==> flow/design.v <==
module binary2deg(
	input i_clk,
	input i_rst,
	input i_start,
	input[63:0] i_decimal,
	input[3:0] i_frccnt,
	output[13:0] o_deg,
	output o_finished
	);
enum {IDLE,D2B1,D2B2,SHIFT,B2D,END} state_w,state_r;
logic[13:0] deg_w,deg_r;
logic[21:0] devider_w,devider_r;
logic[34:0] tmp_w,tmp_r;
logic[63:0] decimal_w,decimal_r;
logic[21:0] binary_w,binary_r;
logic[3:0] cnt_w,cnt_r;
logic[3:0] frccnt_w,frccnt_r;
logic finished;
assign o_finished = finished;
assign o_deg = deg_r;
always@(*) begin
	deg_w = deg_r;
	devider_w = devider_r;
	tmp_w = tmp_r;
	decimal_w = decimal_r;
	binary_w = binary_r;
	cnt_w = cnt_r;
	frccnt_w = frccnt_r;
	state_w = state_r;
	finished = 0;
	case(state_r)
		IDLE: begin
			if(i_start) begin
				state_w = D2B1;
				decimal_w = i_decimal;
				frccnt_w = i_frccnt;
				tmp_w = 0;
			end
			else begin
				state_w = state_r;
				decimal_w = 0;
			end
			binary_w = 0;
			devider_w = 22'b101101000000000000000;
			finished = 0;
		end
		D2B1: begin
			if(decimal_r[3:0] < 10) begin
				tmp_w = (tmp_r >> 4)+(tmp_r >> 5)+(tmp_r >> 8)+(tmp_r >> 9)+(tmp_r >> 12)+(tmp_r >> 13)+{18'd0,decimal_r[3:0],13'd0};
				state_w = state_r;
			end
			else begin
				tmp_w = tmp_r;
				state_w = D2B2;
			end
			decimal_w = decimal_r >> 4;
		end
		D2B2: begin
			if(cnt_r == (frccnt_r - 1)) begin
				state_w = SHIFT;
				cnt_w = 0;
			end
			else begin
				state_w = state_r;
				cnt_w = cnt_r + 1;
			end
			tmp_w = (tmp_r >> 4)+(tmp_r >> 5)+(tmp_r >> 8)+(tmp_r >> 9)+(tmp_r >> 12)+(tmp_r >> 13)+{18'd0,decimal_r[3:0],13'd0};
			decimal_w = decimal_r >> 4;
		end
		SHIFT: begin
			tmp_w = (tmp_r << 3) + (tmp_r << 1);
			if(cnt_r == (frccnt_r - 2)) begin
				state_w = B2D;
				binary_w = tmp_w[21:0];
				cnt_w = 0;
			end
			else begin
				state_w = state_r;
				cnt_w = cnt_r + 1;
			end
		end
		B2D: begin
			if(cnt_r == 13) begin
				state_w = END;
				cnt_w = 0;
			end
			else begin
				state_w = state_r;
				cnt_w = cnt_r + 1;
			end
			if(binary_r < devider_r) begin
				deg_w = {deg_r[12:0],1'b0};
				binary_w = binary_r;
			end
			else begin
				deg_w = {deg_r[12:0],1'b1};
				binary_w = binary_r - devider_r;
			end
			devider_w = devider_r >> 1;
			finished = 0;
		end
		END: begin
			finished = 1;
			state_w = IDLE;
		end
	endcase
end
always@(posedge i_clk or negedge i_rst) begin
	if(!i_rst) begin
		devider_r <= 22'b0101101000000000000000;
		binary_r <= 0;
		deg_r <= 0;
		cnt_r <= 0;
		state_r <= IDLE;
		decimal_r <= 64'd0;
		tmp_r <= 35'd0;
		frccnt_r <= 0;
	end
	else begin
		devider_r <= devider_w;
		binary_r <= binary_w;
		deg_r <= deg_w;
		cnt_r <= cnt_w;
		state_r <= state_w;
		decimal_r <= decimal_w;
		tmp_r <= tmp_w;
		frccnt_r <= frccnt_w;
	end
end
endmodule
module synchro(
	input i_clk,
	input i_rst,
	input i_write,
	input[7:0] i_char,
	output o_full,
	output o_check,
	output[14 - 1:0] o_deg
	);
integer i;
enum {IDLE,IDT,DATA,DEG,CHECK} state_w,state_r;
logic[7:0] cnt_w,cnt_r;
logic[7:0] char_w[7:0],char_r[7:0];
logic[2:0] r_w,r_r,w_w,w_r;
logic[7:0] char;
logic[7:0] check_w,check_r;
logic[7:0] checksum_w,checksum_r,tmp;
logic check;
logic[23:0] SI_w,SI_r;
logic[3:0] pos;
enum {INT,FRC} dstate_w,dstate_r;
logic[63:0] decimal_w,decimal_r;
logic[13:0] deg,deg_w,deg_r;
logic[3:0] frccnt_w,frccnt_r;
logic finished;
binary2deg xbinary2deg(.i_clk(i_clk),.i_rst(i_rst),.i_start(check && (pos == 1)),.i_decimal(decimal_r),.i_frccnt(frccnt_r),.o_deg(deg),.o_finished(finished));
assign o_full = ((w_r + 1) == r_r)? 1 : 0;
assign o_check = check;
assign o_deg = deg_r;
always@(*) begin
	for(i = 0; i < 8; i = i + 1) begin
		char_w[i] = char_r[i];
	end
	if(i_write) begin
		w_w = w_r + 1;
		char_w[w_r] = i_char;
	end
	else begin
		w_w = w_r;
	end
	if(w_r != r_r) begin
		char = char_r[r_r];
		r_w = r_r + 1;
	end
	else begin
		char = 0;
		r_w = r_r;
	end
end
always@(*) begin
	pos = 0;
	case(SI_r)
		{"H","D","G"} : begin
			pos = 1;
		end
		{"H","D","T"} : begin
			pos = 1;
		end
	endcase
end
always@(*) begin
	if(finished)
		deg_w = deg;
	else
		deg_w = deg_r;
end
always@(*) begin
	check = 0;
	checksum_w = checksum_r;
	SI_w = SI_r;
	decimal_w = decimal_r;
	tmp = 0;
	frccnt_w = frccnt_r;
	state_w = state_r;
	dstate_w = dstate_r;
	cnt_w = cnt_r;
	check_w = check_r;
	if(w_r != r_r) begin
		case(state_r)
			IDLE: begin
				check_w = 0;
				decimal_w = 0;
				frccnt_w = 0;
				dstate_w = INT;
				if(char == "$") begin
					state_w = IDT;
				end
				else begin
					state_w = state_r;
				end
				cnt_w = 0;
			end
			IDT: begin
				if(cnt_r == 4) begin
					state_w = DATA;
					cnt_w = 0;
					SI_w = (SI_r << 8) + {16'd0,char};
				end
				else if(cnt_r > 1) begin
					state_w = state_r;
					cnt_w = cnt_r + 1;
					SI_w = (SI_r << 8) + {16'd0,char};
				end
				else begin
					state_w = state_r;
					SI_w = SI_r;
					cnt_w = cnt_r + 1;
				end
				check_w = check_r ^ char;
			end
			DATA: begin
				if(char == "*") begin
					state_w = CHECK;
					cnt_w = 0;
					check_w = check_r;
				end
				else if(char == ",") begin
					cnt_w = cnt_r + 1;
					check_w = check_r ^ char;
					if(cnt_r == (pos - 1)) begin
						state_w = DEG;
					end
					else begin
						state_w = state_r;
					end
				end
				else begin
					state_w = state_r;
					cnt_w = cnt_r;
					check_w = check_r ^ char;
				end
			end
			DEG: begin
				tmp = char - "0";
				if(char == ".") begin
					dstate_w = FRC;
					state_w = state_r;
					cnt_w = cnt_r;
					frccnt_w = frccnt_r;
					decimal_w = (decimal_r << 4) + {60'd0,tmp[3:0]};
				end
				else if(char == ",") begin
					dstate_w = INT;
					state_w = DATA;
					cnt_w = cnt_r;
					frccnt_w = frccnt_r;
					decimal_w = decimal_r;
				end
				else begin
					state_w = state_r;
					dstate_w = dstate_r;
					cnt_w = cnt_r;
					decimal_w = (decimal_r << 4) + {60'd0,tmp[3:0]};
					if(dstate_r == FRC) begin
						frccnt_w = frccnt_r;
					end
					else begin
						frccnt_w = frccnt_r + 1;
					end
				end
				check_w = check_r ^ char;
			end
			CHECK: begin
				if(char == 8'hd) begin
					state_w = IDLE;
					cnt_w = 0;
					if(check_r == checksum_r) begin
						check = 1;
					end
					else begin
						check = 0;
					end
				end
				else begin
					if((char > "/") && (char < ":")) begin
						tmp = char - "0";
						checksum_w = cnt_r == 0 ? {tmp[3:0],4'd0} : {checksum_r[7:4],tmp[3:0]};
					end
					else if((char > "@") && (char < "G")) begin
						tmp = char - "A" + 8'd10;
						checksum_w = cnt_r == 0 ? {tmp[3:0],4'd0} : {checksum_r[7:4],tmp[3:0]};
					end
					else begin
						checksum_w = checksum_r;
					end
					cnt_w = cnt_r + 1;
				end
			end
		endcase
	end
	else begin
		state_w = state_r;
		cnt_w = cnt_r;
		checksum_w = checksum_r;
		check_w = check_r;
	end
end
always@(posedge i_clk or negedge i_rst) begin
	if(!i_rst) begin
		state_r <= IDLE;
		dstate_r <= INT;
		cnt_r <= 0;
		deg_r <= 0;
		checksum_r <= 0;
		check_r <= 0;
		SI_r <= 0;
		r_r <= 0;
		w_r <= 0;
		decimal_r <= 0;
		frccnt_r <= 0;
		for(i = 0; i < 8; i = i + 1) begin
			char_r[i] <= 0;
		end
	end
	else begin
		state_r <= state_w;
		dstate_r <= dstate_w;
		cnt_r <= cnt_w;
		deg_r <= deg_w;
		checksum_r <= checksum_w;
		check_r <= check_w;
		SI_r <= SI_w;
		r_r <= r_w;
		w_r <= w_w;
		decimal_r <= decimal_w;
		frccnt_r <= frccnt_w;
		for(i = 0; i < 8; i = i + 1) begin
			char_r[i] <= char_w[i];
		end
	end
end
endmodule
Step by step through the tools: synchro
The steps from the RTL of synchro to its reports follow in flow order.
Line numbers count from 1 in the design file above.
Not given: n/a
- design top: synchro
- clock input: i_clk
- library: sky130hd
- corner: tt_025C_1v80

Elaborated design
Counts by Yosys on the flattened word-level netlist (proc, flatten, opt, wreduce). Print and check cells are left out. Cells with the same type and inputs are merged into one.
- noted $lt $le $gt $ge: 7
- multiplexer cells at 69
- noted add/subtract/negate cells: 21
- reduce/logical cells: 52
- noted equality and inequality tests: 59
- noted bitwise logic cells: 10
- operators with widths (cell ; number):
    32-bit 2-to-1 mux ; 15
    64-bit parallel mux with 2-bit select ; 2
    32-bit parallel mux with 6-bit select ; 1
    64-bit 2-to-1 mux ; 3
    32-bit parallel mux with 5-bit select ; 1
    8-bit 2-to-1 mux ; 18
    35-bit parallel mux with 4-bit select ; 1
    32-bit by 2-bit == test with 1-bit output with constant B ; 4
    32-bit by 1-bit == test with 1-bit output with constant B ; 3
    32-bit by 3-bit == test with 1-bit output with constant B ; 3
    35-bit 2-to-1 mux ; 2
    22-bit parallel mux with 3-bit select ; 1
    32-bit zero test ; 2
    4-bit by 32-bit == test with 1-bit output ; 2
    64-bit by 4-bit adder with 64-bit output ; 1
    32-bit parallel mux with 2-bit select ; 1
    8-bit parallel mux with 8-bit select ; 1
    7-bit OR reduction ; 8
    24-bit by 23-bit == test with 1-bit output with constant B ; 2
    24-bit 2-to-1 mux ; 2
    22-bit parallel mux with 2-bit select ; 1
    22-bit 2-to-1 mux ; 2
    35-bit by 17-bit adder with 35-bit output ; 1
    35-bit by 22-bit adder with 35-bit output ; 1
    35-bit by 23-bit adder with 35-bit output ; 1
    35-bit by 26-bit adder with 35-bit output ; 1
    35-bit by 27-bit adder with 35-bit output ; 1
    35-bit adder ; 1
Other operator kinds: 56; their cells: 136.
- output and inout bits at 16
- noted bits in registers: 461
- noted bits of input ports: 11

Longest topological paths
Yosys ltp: most cells in a row. Word level: on the elaborated netlist, between registers, memories and ports. Mapped: between sequential cells and ports; inverters and the memories' decode and read muxes count.
- noted depth in word-level cells: 10
- ABC_AREA at 0
- gate-level depth with buffers: 26

Synthesis result
Source: synth_stat.txt of the flow (Yosys; design flattened, memories mapped). It holds for the ABC_AREA given above (unset counts as 0); a run with the other value may have another netlist.
Totals and module areas in this step are rounded.
- buffers at 122
- standard cells after synthesis: 2650
- noted mapped flip-flops: 376
- sequential area at 9400 sq um
- mapped area at 25000 sq um
- cells by type (cell type ; number ; area in all (sq um)):
    sky130_fd_sc_hd__dfrtp_1 ; 370 ; 9258.88
    sky130_fd_sc_hd__ha_1 ; 148 ; 1.85E+03
    sky130_fd_sc_hd__fa_1 ; 78 ; 1.56E+03
    sky130_fd_sc_hd__mux2_2 ; 121 ; 1.36E+03
    sky130_fd_sc_hd__nand2_1 ; 324 ; 1.22E+03
    sky130_fd_sc_hd__o21ai_0 ; 197 ; 985.946
    sky130_fd_sc_hd__a21oi_1 ; 192 ; 960.922
    sky130_fd_sc_hd__inv_1 ; 205 ; 769.488
    sky130_fd_sc_hd__xnor2_1 ; 69 ; 604.33
    sky130_fd_sc_hd__nor2_1 ; 137 ; 514.243
    sky130_fd_sc_hd__and3_1 ; 79 ; 494.224
    sky130_fd_sc_hd__a21o_1 ; 53 ; 397.882
    sky130_fd_sc_hd__clkbuf_1 ; 87 ; 326.563
    sky130_fd_sc_hd__xor2_1 ; 36 ; 315.302
    sky130_fd_sc_hd__nand3_1 ; 61 ; 305.293
    sky130_fd_sc_hd__o31ai_1 ; 34 ; 255.245
    sky130_fd_sc_hd__nor3_1 ; 42 ; 210.202
    sky130_fd_sc_hd__a221oi_1 ; 20 ; 175.168
Other cell types: 66; their cells: 397.
By module: a second synthesis without flattening, with its own total; a netlist apart from the flattened one above.
- cell total of the unflattened synthesis: 2468
- noted area total of the unflattened synthesis: 24000 sq um
Each row is one instance without its submodules.
- by module (module ; times used ; area (sq um) ; sequential area (sq um) ; cells):
    binary2deg ; 1 ; 15000 ; 4300 ; 1692
    synchro ; 1 ; 9400 ; 5200 ; 776

Worst setup path after synthesis
Source: OpenSTA report_checks on the synthesized netlist (no wires, ideal clock, input and output delay 20% of the period each), path of least setup slack; recovery checks are left aside. Register names are those of the netlist, which keeps one name where synthesis merged equal registers.
- path kind: register to register
- from: register xbinary2deg.tmp_r[5]
- to: register xbinary2deg.tmp_r[31]
- noted stages: 27
- arrival time at 5.801 ns
- data required time: 9.863 ns
- noted path delay: 5.938 ns
- path buffers at 0
- clock period: 10.0 ns
- path slack: 4.063 ns
- noted time at the first pin: 0.000 ns
- noted period reached after synthesis: 5.937 ns
"path delay" = arrival - input delay + setup time.
"stages": output pins that drive a net of the path, with the launching flip-flop's if there is one; two outputs of one cell count as two.
"period reached after synthesis" is the clock period less the worst setup slack; recovery checks do not enter. This is arithmetic on one report: input and output delays are still those of the set period (20% each).
Between the ends stands the longest chain of elaborated cells between them, by number of cells; it is not shown to be the way that was timed. Of several equally long chains one is given.
Each line given opens the expression or statement behind the cell; cells for indexed reads and writes are added by Yosys, which also makes memories of some case tables.
- cells stage by stage: sky130_fd_sc_hd__dfrtp_1 sky130_fd_sc_hd__ha_1 sky130_fd_sc_hd__inv_1 sky130_fd_sc_hd__fa_1 sky130_fd_sc_hd__nand2b_1 sky130_fd_sc_hd__a21oi_1 sky130_fd_sc_hd__a21oi_1 sky130_fd_sc_hd__o21ai_1 sky130_fd_sc_hd__o31ai_1 sky130_fd_sc_hd__o41ai_1 sky130_fd_sc_hd__a21oi_1 sky130_fd_sc_hd__xnor2_1 sky130_fd_sc_hd__fa_1 sky130_fd_sc_hd__inv_1 sky130_fd_sc_hd__fa_1 sky130_fd_sc_hd__fa_1 sky130_fd_sc_hd__inv_1 sky130_fd_sc_hd__ha_1 sky130_fd_sc_hd__nand2_1 sky130_fd_sc_hd__o21ai_0 sky130_fd_sc_hd__o2111ai_1 sky130_fd_sc_hd__or2_2 sky130_fd_sc_hd__o211ai_1 sky130_fd_sc_hd__a31oi_1 sky130_fd_sc_hd__a2111oi_0 sky130_fd_sc_hd__or3_1 sky130_fd_sc_hd__o211ai_1
- noted cells in the longest elaborated chain: 8
- RTL lines, path after synthesis (item ; RTL line ; text):
    from (decl) ; 13 ; logic[34:0] tmp_w,tmp_r;
    from (assign) ; 116 ; tmp_r <= 35'd0;
    from (assign) ; 126 ; tmp_r <= tmp_w;
    31-bit by 30-bit adder with 32-bit output ; 49 ; tmp_w = (tmp_r >> 4)+(tmp_r >> 5)+(tmp_r >> 8)+(tmp_r >> 9)+(tmp_r >> 12)+(tmp_r >> 13)+{18'd0,decimal_r[3:0], ...
    35-bit by 27-bit adder with 35-bit output ; 49 ;
    35-bit by 26-bit adder with 35-bit output ; 49 ;
    35-bit by 23-bit adder with 35-bit output ; 49 ;
    35-bit by 22-bit adder with 35-bit output ; 49 ;
    35-bit by 17-bit adder with 35-bit output ; 49 ;
    35-bit 2-to-1 mux ; 48 ; if(decimal_r[3:0] < 10) begin
    35-bit parallel mux with 4-bit select ; 31 ; case(state_r)
    to (assign) ; 116 ;
    to (assign) ; 126 ;
    to (decl) ; 13 ;

Timing after layout
From the final timing report of run 1: the path of least setup slack in the routed layout; clock arrival at registers is part of the times.
- path kind: register to register
- from: register xbinary2deg.tmp_r[5]
- to: register xbinary2deg.tmp_r[31]
- path buffers at 0
- noted time at the first pin: 0.58 ns
- arrival time at 7.76 ns
- clock period: 12.2 ns
- noted stages: 27
- path slack: 4.92 ns
- data required time: 12.68 ns
Between the ends stands the longest chain of elaborated cells between them, by number of cells; it is not shown to be the way that was timed. Of several equally long chains one is given.
- cells stage by stage: sky130_fd_sc_hd__dfrtp_1 sky130_fd_sc_hd__ha_1 sky130_fd_sc_hd__inv_1 sky130_fd_sc_hd__fa_1 sky130_fd_sc_hd__nand2b_1 sky130_fd_sc_hd__a21oi_1 sky130_fd_sc_hd__a21oi_1 sky130_fd_sc_hd__o21ai_1 sky130_fd_sc_hd__o31ai_1 sky130_fd_sc_hd__o41ai_1 sky130_fd_sc_hd__a21oi_1 sky130_fd_sc_hd__xnor2_1 sky130_fd_sc_hd__fa_1 sky130_fd_sc_hd__inv_1 sky130_fd_sc_hd__fa_1 sky130_fd_sc_hd__fa_1 sky130_fd_sc_hd__inv_1 sky130_fd_sc_hd__ha_1 sky130_fd_sc_hd__nand2_1 sky130_fd_sc_hd__o21ai_0 sky130_fd_sc_hd__o2111ai_1 sky130_fd_sc_hd__or2_2 sky130_fd_sc_hd__o211ai_1 sky130_fd_sc_hd__a31oi_1 sky130_fd_sc_hd__a2111oi_0 sky130_fd_sc_hd__or3_1 sky130_fd_sc_hd__o211ai_1
- noted cells in the longest elaborated chain: 8
- RTL lines, path after layout (item ; RTL line ; text):
    from (decl) ; 13 ; logic[34:0] tmp_w,tmp_r;
    from (assign) ; 116 ; tmp_r <= 35'd0;
    from (assign) ; 126 ; tmp_r <= tmp_w;
    31-bit by 30-bit adder with 32-bit output ; 49 ; tmp_w = (tmp_r >> 4)+(tmp_r >> 5)+(tmp_r >> 8)+(tmp_r >> 9)+(tmp_r >> 12)+(tmp_r >> 13)+{18'd0,decimal_r[3:0], ...
    35-bit by 27-bit adder with 35-bit output ; 49 ;
    35-bit by 26-bit adder with 35-bit output ; 49 ;
    35-bit by 23-bit adder with 35-bit output ; 49 ;
    35-bit by 22-bit adder with 35-bit output ; 49 ;
    35-bit by 17-bit adder with 35-bit output ; 49 ;
    35-bit 2-to-1 mux ; 48 ; if(decimal_r[3:0] < 10) begin
    35-bit parallel mux with 4-bit select ; 31 ; case(state_r)
    to (assign) ; 116 ;
    to (assign) ; 126 ;
    to (decl) ; 13 ;

FLOW RESULTS
============

Top module synchro; platform sky130hd; tools Yosys and OpenROAD; 3 stored runs in no particular order. Input and output delays are each 20% of the period that was set; the output load is 0.01 pF.
Measured values are rounded.

Run 1

==> flow/run.sh <==
#!/bin/bash
# the make line also repeats the synthesis and layout settings of config.mk as NAME=value (left out here)
make -C /OpenROAD-flow-scripts/flow DESIGN_CONFIG=/design/flow/config.mk WORK_HOME=/design/flow/orfs CLKGATE_MAP_FILE= finish
==> flow/config.mk <==
export PLATFORM = sky130hd
export DESIGN_NAME = synchro
export DESIGN_NICKNAME = synchro
export VERILOG_FILES = /design/flow/design.v
export SDC_FILE = /design/flow/constraint.sdc
export NUM_CORES = 4
export LEC_CHECK = 0
export ABC_AREA = 0
export CAP_MARGIN = 40
export CELL_PAD_IN_SITES_GLOBAL_PLACEMENT = 1
export CORE_ASPECT_RATIO = 0.63
export CORE_MARGIN = 9
export CORE_UTILIZATION = 32
export GPL_TIMING_DRIVEN = 1
export MIN_ROUTING_LAYER = met1
export SLEW_MARGIN = 30
export TNS_END_PERCENT = 5
==> flow/constraint.sdc <==
create_clock -name core_clock -period 12.2 [get_ports {i_clk}]
set_input_delay 2.4400 -clock core_clock [delete_from_list [all_inputs] [get_ports {i_clk}]]
set_output_delay 2.4400 -clock core_clock [all_outputs]
set_load 0.01 [all_outputs]

Measured in run 1:
- worst hold slack after layout: 0.47 ns
- noted the standard-cell area after routing: 28000 sq um
- noted the chip area after synthesis (Yosys): 25000 sq um
- noted the worst slack on setup checks: 4.9 ns
- overall die area: 88000 sq um

Run 2

==> flow/run.sh <==
#!/bin/bash
# the make line also repeats the synthesis and layout settings of config.mk as NAME=value (left out here)
make -C /OpenROAD-flow-scripts/flow DESIGN_CONFIG=/design/flow/config.mk WORK_HOME=/design/flow/orfs CLKGATE_MAP_FILE= finish
==> flow/config.mk <==
export PLATFORM = sky130hd
export DESIGN_NAME = synchro
export DESIGN_NICKNAME = synchro
export VERILOG_FILES = /design/flow/design.v
export SDC_FILE = /design/flow/constraint.sdc
export NUM_CORES = 4
export LEC_CHECK = 0
export CAP_MARGIN = 25
export CELL_PAD_IN_SITES_DETAIL_PLACEMENT = 1
export CELL_PAD_IN_SITES_GLOBAL_PLACEMENT = 0
export CORE_ASPECT_RATIO = 0.87
export CORE_MARGIN = 2
export CORE_UTILIZATION = 34
export CTS_CLUSTER_DIAMETER = 29
export GPL_TIMING_DRIVEN = 0
export MIN_ROUTING_LAYER = met2
export PLACE_DENSITY_LB_ADDON = 0.01
export SETUP_SLACK_MARGIN = 2.38
export SLEW_MARGIN = 20
export TNS_END_PERCENT = 85
==> flow/constraint.sdc <==
create_clock -name core_clock -period 9.27 [get_ports {i_clk}]
set_input_delay 1.8540 -clock core_clock [delete_from_list [all_inputs] [get_ports {i_clk}]]
set_output_delay 1.8540 -clock core_clock [all_outputs]
set_load 0.01 [all_outputs]

Measured in run 2:
- worst hold slack after layout: 0.47 ns
- noted the standard-cell area after routing: 30000 sq um
- noted the chip area after synthesis (Yosys): 25000 sq um
- noted the worst slack on setup checks: 2.6 ns
- overall die area: 75000 sq um

Run 3

==> flow/run.sh <==
#!/bin/bash
# the make line also repeats the synthesis and layout settings of config.mk as NAME=value (left out here)
make -C /OpenROAD-flow-scripts/flow DESIGN_CONFIG=/design/flow/config.mk WORK_HOME=/design/flow/orfs CLKGATE_MAP_FILE= finish
==> flow/config.mk <==
export PLATFORM = sky130hd
export DESIGN_NAME = synchro
export DESIGN_NICKNAME = synchro
export VERILOG_FILES = /design/flow/design.v
export SDC_FILE = /design/flow/constraint.sdc
export NUM_CORES = 4
export LEC_CHECK = 0
export ABC_AREA = 1
export CAP_MARGIN = 15
export CELL_PAD_IN_SITES_DETAIL_PLACEMENT = 2
export CELL_PAD_IN_SITES_GLOBAL_PLACEMENT = 1
export CORE_ASPECT_RATIO = 0.9
export CORE_MARGIN = 3
export CORE_UTILIZATION = 59
export CTS_CLUSTER_DIAMETER = 107
export CTS_CLUSTER_SIZE = 77
export GPL_TIMING_DRIVEN = 0
export HOLD_SLACK_MARGIN = -0.06
export MIN_ROUTING_LAYER = met2
export PLACE_DENSITY_LB_ADDON = 0.22
export SLEW_MARGIN = 5
==> flow/constraint.sdc <==
create_clock -name core_clock -period 6.72 [get_ports {i_clk}]
set_input_delay 1.3440 -clock core_clock [delete_from_list [all_inputs] [get_ports {i_clk}]]
set_output_delay 1.3440 -clock core_clock [all_outputs]
set_load 0.01 [all_outputs]

Run 3: unfinished; tool error in placement.
